==> flow/design.v <==
module ALU #(
    parameter DATA_W = 32
)
(
    input                       i_clk,    
    input                       i_rst_n,  
    input                       i_valid,  
    input [DATA_W - 1 : 0]      i_A,      
    input [DATA_W - 1 : 0]      i_B,      
    input [         2 : 0]      i_inst,   
    output [2*DATA_W - 1 : 0]   o_data,   
    output                      o_done    
);
    parameter S_IDLE           = 2'd0;
    parameter S_ONE_CYCLE_OP   = 2'd1;
    parameter S_MULTI_CYCLE_OP = 2'd2;
    reg  [         1: 0] state, state_nxt;  
    reg  [  DATA_W-1: 0] operand_a, operand_a_nxt;
    reg  [  DATA_W-1: 0] operand_b, operand_b_nxt;
    reg  [         2: 0] inst, inst_nxt;
    wire [  DATA_W-1: 0] add_buf, sub_buf;
    reg  [  2*DATA_W: 0] shift_reg, shift_reg_nxt;
    reg                  done, done_nxt;
    reg  [         4: 0] counter;
    assign add_buf = operand_a + operand_b;
    assign sub_buf = operand_a - operand_b;
    assign o_data = shift_reg[ 2*DATA_W-1: 0];
    assign o_done = done;
    always @(*) begin
        if (i_valid) begin
            operand_a_nxt = i_A;
            operand_b_nxt = i_B;
            inst_nxt      = i_inst;
        end
        else begin
            operand_a_nxt = operand_a;
            operand_b_nxt = operand_b;
            inst_nxt      = inst;
        end
    end
    always @(*) begin
        case(state)
            S_IDLE           :  begin
                if (i_valid) state_nxt = (i_inst >= 6 ) ? S_MULTI_CYCLE_OP : S_ONE_CYCLE_OP;
                else state_nxt = state;
            end
            S_ONE_CYCLE_OP   :  state_nxt = S_IDLE;
            S_MULTI_CYCLE_OP :  state_nxt = (counter == 31) ? S_IDLE : state;           
            default : state_nxt = state;
        endcase
    end
    always @(posedge i_clk) begin 
        counter <= (state == S_MULTI_CYCLE_OP) ? counter + 5'd1 : 5'd0;
    end
    always @(*) begin
        shift_reg_nxt = shift_reg;
        case (state)
            S_IDLE          : begin
                shift_reg_nxt = 65'b0;
                done_nxt = 1'b0;
            end
            S_ONE_CYCLE_OP  : begin
                case (inst)
                    3'd0    : begin
                        if ((operand_a[DATA_W-1] == 1) && (operand_b[DATA_W-1] == 1) && (add_buf[DATA_W-1] == 0))
                            shift_reg_nxt[31:0] = {1'b1, 31'b0};
                        else if ((operand_a[DATA_W-1] == 0) && (operand_b[DATA_W-1] == 0) && (add_buf[DATA_W-1] == 1))
                            shift_reg_nxt[31:0] = {1'b0, {31{1'b1}}};
                        else
                            shift_reg_nxt[31:0] = add_buf;
                    end
                    3'd1    : begin
                        if ((operand_a[DATA_W-1] == 1) && (operand_b[DATA_W-1] == 0) && (sub_buf[DATA_W-1] == 0))
                            shift_reg_nxt[31:0] = {1'b1, 31'b0};
                        else if ((operand_a[DATA_W-1] == 0) && (operand_b[DATA_W-1] == 1) && (sub_buf[DATA_W-1] == 1))
                            shift_reg_nxt[31:0] = {1'b0, {31{1'b1}}};
                        else
                            shift_reg_nxt[31:0] = sub_buf;
                    end
                    3'd2    : shift_reg_nxt[31:0] = operand_a & operand_b;
                    3'd3    : shift_reg_nxt[31:0] = operand_a | operand_b;
                    3'd4    : shift_reg_nxt[31:0] = ($signed(operand_a) < $signed(operand_b)) ? 32'd1 : 32'd0;
                    3'd5    : shift_reg_nxt[31:0] = $signed(operand_a) >>> $signed(operand_b);
                    default : shift_reg_nxt[31:0] = shift_reg[31:0];
                endcase
                shift_reg_nxt[64:32] = 33'b0;
                done_nxt = 1'b1;
            end
            S_MULTI_CYCLE_OP: begin
                case (inst)
                    3'd6    : begin
                        if (counter == 0)
                            shift_reg_nxt[31:0] = operand_a;
                        else
                            shift_reg_nxt[31:0] = shift_reg[31:0];
                        if(shift_reg_nxt[0] == 1)
                            shift_reg_nxt[64:32] = shift_reg[63:32] + operand_b;
                        else
                            shift_reg_nxt[64:32] = shift_reg[63:32];
                        shift_reg_nxt = shift_reg_nxt >> 1;
                        if (counter == 31) 
                            done_nxt = 1'b1;
                        else 
                            done_nxt = 1'b0;
                    end
                    3'd7    :begin
                        if (counter == 0) begin
                            if ((operand_b == 1) && (operand_a[31] == 1)) begin
                                shift_reg_nxt[31:1] = operand_a[30:0];
                                shift_reg_nxt[32] = 0;
                                shift_reg_nxt[0] = 1;
                            end
                            else begin
                                shift_reg_nxt[32:1] = operand_a;
                                shift_reg_nxt[0] = 0;
                            end
                            shift_reg_nxt[63:33] = shift_reg[63:33];
                        end
                        else begin
                            if (shift_reg[63:32] >= operand_b) begin
                                shift_reg_nxt[63:32] = shift_reg[63:32] - operand_b;
                                shift_reg_nxt[0] = 1;
                            end
                            else begin
                                shift_reg_nxt[63:32] = shift_reg[63:32];
                                shift_reg_nxt[0] = 0;
                            end
                            shift_reg_nxt[31:1] = shift_reg[31:1];
                        end
                        if (counter == 31) 
                            done_nxt = 1'b1;
                        else begin
                            shift_reg_nxt = shift_reg_nxt << 1;
                            done_nxt = 1'b0;
                        end
                    end
                    default :begin
                        shift_reg_nxt = shift_reg;
                        done_nxt = done;
                    end
                endcase
            end
            default : begin
                shift_reg_nxt = shift_reg;
                done_nxt = 1'b0;
            end
        endcase
    end
    always @(posedge i_clk or negedge i_rst_n) begin
        if(!i_rst_n) begin 
            done <= 0;
        end
        else begin
            done <= done_nxt;
        end
    end
    always @(posedge i_clk or negedge i_rst_n) begin
        if (!i_rst_n) begin
            state       <= S_IDLE;
            operand_a   <= 0;
            operand_b   <= 0;
            inst        <= 0;
            shift_reg   <= 0;
        end
        else begin
            state       <= state_nxt;
            operand_a   <= operand_a_nxt;
            operand_b   <= operand_b_nxt;
            inst        <= inst_nxt;
            shift_reg   <= shift_reg_nxt;
        end
    end
endmodule
======== From RTL to reports: ALU ========
What the tools print for ALU, step after step.
Lines are those of the file above, counted from 1.
Library cell names are shortened.
The mark - stands for no value.
design
  design top .............................. ALU
  clock input ............................. i_clk
  cell library ............................ sky130hd
  library corner .......................... tt_025C_1v80

======== Word level ========
Source: Yosys, flattened and elaborated, memories not mapped. Widths are those after wreduce. Registers that Yosys merges into a memory's read port (data or address) are not register bits. Print and check cells do not count. Equal cells are merged and count once.
bit counts
  elaborated cells ........................ 86
  register bits after elaboration ......... 139
  bits of input ports ..................... 70
  output and inout port bits .............. 65
operators by class
  add/sub/neg operators ................... 5
  shift-type cells ........................ 1
  eq/ne operators ......................... 15
  bitwise operators ....................... 6
  multiplexer cells ....................... 29
  $lt $le $gt $ge ......................... 3
  reductions and logical operators ........ 19
operators by type and width
  cell                                                                     number
  32-bit two-way mux                                                       8
  32-bit parallel mux with 6-bit select                                    1
  64-bit parallel mux with 2-bit select                                    1
  32-bit parallel mux with 3-bit select                                    1
  32-bit subtractor                                                        2
  32-bit parallel mux with 2-bit select                                    1
  64-bit two-way mux                                                       1
  31-bit two-way mux                                                       2
  32-bit by 32-bit adder with 33-bit output                                1
  33-bit two-way mux                                                       1
  32-bit by 1-bit equality test with 1-bit output (second input constant)  1
  32-bit adder                                                             1
  32-bit greater-or-equal comparator                                       1
  32-bit < comparator                                                      1
  32-bit bitwise AND                                                       1
  32-bit OR                                                                1
  32-bit by 32-bit >>> shifter with 32-bit output                          1
  3-bit equality test (second input constant)                              4
  1-bit logical AND                                                        9
  1-bit two-way mux                                                        8
  7-bit inequality test (second input constant)                            1
  3-bit by 2-bit equality test with 1-bit output (second input constant)   2
  3-bit AND reduction                                                      2
  2-bit parallel mux with 3-bit select                                     1
  2-bit two-way mux                                                        3
  5-bit by 1-bit adder with 5-bit output (second input constant)           1
  5-bit equality test (second input constant)                              1
  5-bit logical NOT                                                        1
Not listed: further kinds 14, cells in them 19.

======== Depth ========
Longest topological path by Yosys (ltp), each cell counted once; first at word level (registers and memories cut), then after technology mapping (sequential cells cut; the memories' decode and read muxes count).
logic depth
  depth after elaboration ................. 7
  ABC_AREA ................................ 0
  depth in mapped cells ................... 18
  gate-level depth less buffers ........... 14

======== After synthesis ========
Yosys stat after the flow's synthesis: flattened, memories mapped to cells. It holds for the ABC_AREA given above (unset counts as 0); a run with the other value may have another netlist.
The area totals of this step are shown rounded.
cells by type
  type      number  area in all (um^2)
  dfrtp_1   134     3.35E+03
  ha_1      165     2064.48
  o21ai_0   259     1.3E+03
  a21oi_1   239     1.2E+03
  nand2_1   315     1.18E+03
  xnor2_1   84      735.706
  nor2_1    183     686.909
  mux4_2    26      585.562
  inv_1     122     457.939
  mux2i_1   45      450.432
  nand3_1   71      355.341
  a211oi_1  46      345.331
  clkbuf_1  92      345.331
  o211ai_1  38      285.274
  a31oi_1   43      269.008
  o31ai_2   21      262.752
  buf_2     47      235.226
  a221o_1   20      200.192
Not listed: further types 87, cells in them 506.
mapped netlist
  synthesis area .......................... 18400 um^2
  cell count .............................. 2456
  area of sequential cells ................ 3480 um^2
  mapped flip-flops ....................... 140
  buffer cells ............................ 177

======== Worst setup path after synthesis ========
Path of least setup slack by OpenSTA after synthesis, without wires, with an ideal clock, recovery checks aside; 20% of the period is set as input and as output delay. Where synthesis merged equal registers, the netlist keeps one of their names.
timing after synthesis
  path type ............................... register -> register
  from .................................... register operand_b[1]
  to ...................................... register shift_reg[11]
  data required time ...................... 6.870 ns
  time at the first pin ................... 0.000 ns
  library setup time ...................... 0.130 ns
  stages .................................. 18
  path buffers ............................ 5
  delay of the path ....................... 3.843 ns
  clock period ............................ 7.0 ns
  path slack .............................. 3.157 ns
  arrival time ............................ 3.713 ns
  synthesis period reached ................ 3.843 ns
"delay of the path" is the arrival time less input delay plus setup time.
"stages": output pins that drive a net of the path, with the launching flip-flop's if there is one; two outputs of one cell count as two.
"synthesis period reached" = period - worst setup slack (recovery checks aside). The figure is calculated, with input and output delays left at 20% of the set period.
Between the ends stands the longest chain of elaborated cells between them, by number of cells; it is not shown to be the way that was timed. Of several equally long chains one is given.
A line is the first line of the expression or statement that the cell stems from. Yosys adds cells for indexed reads and writes and turns some case tables into memories.
on the way, after synthesis
  cells stage by stage .................... dfrtp_1 > buf_2 > inv_1 > buf_2 > buf_1 > ha_1 > o21bai_1 > o2111ai_2 > a31oi_4 > nand3_4 > a31oi_4 > or4_4 > nand4_1 > and2_1 > buf_6 > buf_12 > a2111oi_2 > o31ai_2
  length of the longest elaborated chain .. 6
  elaborated cells between the ends (all ways) .. 15
  RTL lines with such cells ............... 9
  classes of those cells .................. add/sub: 2; shift: 1; mux: 6; logic: 2; reduce/logical: 4
ends and longest elaborated chain, after synthesis
  what                                   RTL line  text
  start: declaration                     19        reg  [  DATA_W-1: 0] operand_b, operand_b_nxt;
  start: assignment                      161       operand_b   <= 0;
  start: assignment                      168       operand_b   <= operand_b_nxt;
  32-bit subtractor                      26        assign sub_buf = operand_a - operand_b;
  1-bit logical AND                      75        else if ((operand_a[DATA_W-1] == 0) && (operand_b[DATA_W-1] == 1) && (sub_buf[DATA_W-1] == 1))
  32-bit two-way mux                     75
  32-bit two-way mux                     73        if ((operand_a[DATA_W-1] == 1) && (operand_b[DATA_W-1] == 0) && (sub_buf[DATA_W-1] == 0))
  32-bit parallel mux with 6-bit select  63        case (inst)
  32-bit parallel mux with 3-bit select  57        case (state)
  end: assignment                        163       shift_reg   <= 0;
  end: assignment                        170       shift_reg   <= shift_reg_nxt;
  end: declaration                       22        reg  [  2*DATA_W: 0] shift_reg, shift_reg_nxt;

======== Worst path after layout ========
From the final timing report of flow run A: the path of least setup slack in the routed layout; clock arrival at registers is part of the times.
timing after layout
  path type ............................... register -> register
  from .................................... register operand_b[1]
  to ...................................... register shift_reg[12]
  arrival time ............................ 6.01 ns
  path buffers ............................ 4
  stages .................................. 17
  data required time ...................... 7.37 ns
  path slack .............................. 1.36 ns
  library setup time ...................... 0.13 ns
  clock period ............................ 7.0 ns
  time at the first pin ................... 0.50 ns
Between the ends stands the longest chain of elaborated cells between them, by number of cells; it is not shown to be the way that was timed. Of several equally long chains one is given.
on the way, after layout
  cells stage by stage .................... dfrtp_1 > buf_2 > inv_1 > buf_2 > buf_1 > ha_1 > o21bai_1 > o2111ai_2 > a31oi_4 > nand3_4 > a31oi_4 > nor4_2 > o31ai_4 > buf_2 > nand2_1 > a211oi_1 > o31ai_2
  length of the longest elaborated chain .. 6
  elaborated cells between the ends (all ways) .. 15
  RTL lines with such cells ............... 9
  classes of those cells .................. add/sub: 2; shift: 1; mux: 6; logic: 2; reduce/logical: 4
ends and longest elaborated chain, after layout
  what                                   RTL line  text
  start: declaration                     19        reg  [  DATA_W-1: 0] operand_b, operand_b_nxt;
  start: assignment                      161       operand_b   <= 0;
  start: assignment                      168       operand_b   <= operand_b_nxt;
  32-bit subtractor                      26        assign sub_buf = operand_a - operand_b;
  1-bit logical AND                      75        else if ((operand_a[DATA_W-1] == 0) && (operand_b[DATA_W-1] == 1) && (sub_buf[DATA_W-1] == 1))
  32-bit two-way mux                     75
  32-bit two-way mux                     73        if ((operand_a[DATA_W-1] == 1) && (operand_b[DATA_W-1] == 0) && (sub_buf[DATA_W-1] == 0))
  32-bit parallel mux with 6-bit select  63        case (inst)
  32-bit parallel mux with 3-bit select  57        case (state)
  end: assignment                        163       shift_reg   <= 0;
  end: assignment                        170       shift_reg   <= shift_reg_nxt;
  end: declaration                       22        reg  [  2*DATA_W: 0] shift_reg, shift_reg_nxt;

6 stored runs of ALU in the flow (synthesis by Yosys, layout by OpenROAD, sky130hd cells), in arbitrary order. Constraints: input delay and output delay 20% of the set period each, output load 0.01 pF.
"period achieved" = clock period - worst setup slack. The figure is calculated, with input and output delays left at 20% of the set period.
"allowed time less slack (worst setup path)" is the time allowed to the run's worst setup path (the clock period less input and output delay, where it has them) less its slack. Clock arrival times count: a late capture clock shortens it, a late launch clock lengthens it.
Results are given in rounded form.

---- flow run A ----
settings
  CORE_UTILIZATION = 29
  CTS_CLUSTER_DIAMETER = 41
  CTS_CLUSTER_SIZE = 76
  GPL_TIMING_DRIVEN = 0
  MAX_ROUTING_LAYER = met4
  period_ns = 7.0
  CAP_MARGIN = 20
  CORE_MARGIN = 2
  SLEW_MARGIN = 20
results
  cell area after synthesis ............... 18400 um^2
  setup slack of the critical path ........ 1.36 ns
  full die area ........................... 65600 um^2
  allowed time less slack (worst setup path) .. 5.64 ns
  type of the worst setup path ............ register -> register
  standard-cell area after routing ........ 21500 um^2
  period achieved ......................... 5.643 ns

---- flow run B ----
settings
  CORE_ASPECT_RATIO = 0.74
  CORE_UTILIZATION = 15
  GPL_ROUTABILITY_DRIVEN = 0
  HOLD_SLACK_MARGIN = -0.06
  MAX_ROUTING_LAYER = met4
  MIN_ROUTING_LAYER = met2
  PLACE_DENSITY_LB_ADDON = 0.01
  period_ns = 7.84
  CAP_MARGIN = 20
  CORE_MARGIN = 2
  SLEW_MARGIN = 20
results
  standard-cell area after routing ........ 22000 um^2
  allowed time less slack (worst setup path) .. 6.16 ns
  type of the worst setup path ............ register -> register
  period achieved ......................... 6.156 ns
  setup slack of the critical path ........ 1.68 ns
  cell area after synthesis ............... 18400 um^2
  full die area ........................... 126000 um^2

---- flow run C ----
settings
  ABC_AREA = 1
  CORE_UTILIZATION = 37
  CTS_CLUSTER_DIAMETER = 107
  CTS_CLUSTER_SIZE = 76
  GPL_TIMING_DRIVEN = 0
  HOLD_SLACK_MARGIN = -0.09
  MAX_ROUTING_LAYER = met5
  period_ns = 5.54
  CAP_MARGIN = 20
  CORE_MARGIN = 2
  SLEW_MARGIN = 20
results
  period achieved ......................... 5.458 ns
  cell area after synthesis ............... 19600 um^2
  setup slack of the critical path ........ 0.082 ns
  allowed time less slack (worst setup path) .. 5.46 ns
  type of the worst setup path ............ register -> register
  full die area ........................... 54800 um^2
  standard-cell area after routing ........ 22500 um^2

---- flow run D ----
settings
  CORE_UTILIZATION = 19
  period_ns = 5.15
  CAP_MARGIN = 20
  CORE_MARGIN = 2
  SLEW_MARGIN = 20
results
  setup slack of the critical path ........ 0.664 ns
  full die area ........................... 99500 um^2
  allowed time less slack (worst setup path) .. 4.49 ns
  type of the worst setup path ............ register -> register
  cell area after synthesis ............... 18400 um^2
  standard-cell area after routing ........ 21700 um^2
  period achieved ......................... 4.486 ns

---- flow run E ----
settings
  ABC_AREA = 1
  CELL_PAD_IN_SITES_DETAIL_PLACEMENT = 2
  CELL_PAD_IN_SITES_GLOBAL_PLACEMENT = 2
  CORE_UTILIZATION = 37
  CTS_CLUSTER_DIAMETER = 107
  CTS_CLUSTER_SIZE = 12
  GPL_TIMING_DRIVEN = 0
  MAX_ROUTING_LAYER = met5
  SLEW_MARGIN = 15
  TNS_END_PERCENT = 60
  period_ns = 5.54
  CAP_MARGIN = 20
  CORE_MARGIN = 2
results
  cell area after synthesis ............... 19600 um^2
  period achieved ......................... 5.389 ns
  setup slack of the critical path ........ 0.151 ns
  allowed time less slack (worst setup path) .. 5.39 ns
  type of the worst setup path ............ register -> register
  standard-cell area after routing ........ 22400 um^2
  full die area ........................... 54800 um^2

---- flow run F ----
settings
  ABC_AREA = 0
  CAP_MARGIN = 15
  CELL_PAD_IN_SITES_DETAIL_PLACEMENT = 1
  CORE_ASPECT_RATIO = 0.65
  CORE_MARGIN = 3
  CORE_UTILIZATION = 46
  CTS_CLUSTER_SIZE = 14
  GPL_ROUTABILITY_DRIVEN = 0
  GPL_TIMING_DRIVEN = 0
  MAX_ROUTING_LAYER = met5
  PLACE_DENSITY_LB_ADDON = 0.02
  SETUP_SLACK_MARGIN = -0.19
  SLEW_MARGIN = 35
  period_ns = 3.77
results
  standard-cell area after routing ........ 21700 um^2
  full die area ........................... 42600 um^2
  allowed time less slack (worst setup path) .. 4.06 ns
  type of the worst setup path ............ register -> register
  setup slack of the critical path ........ -0.295 ns
  cell area after synthesis ............... 18400 um^2
  period achieved ......................... 4.065 ns
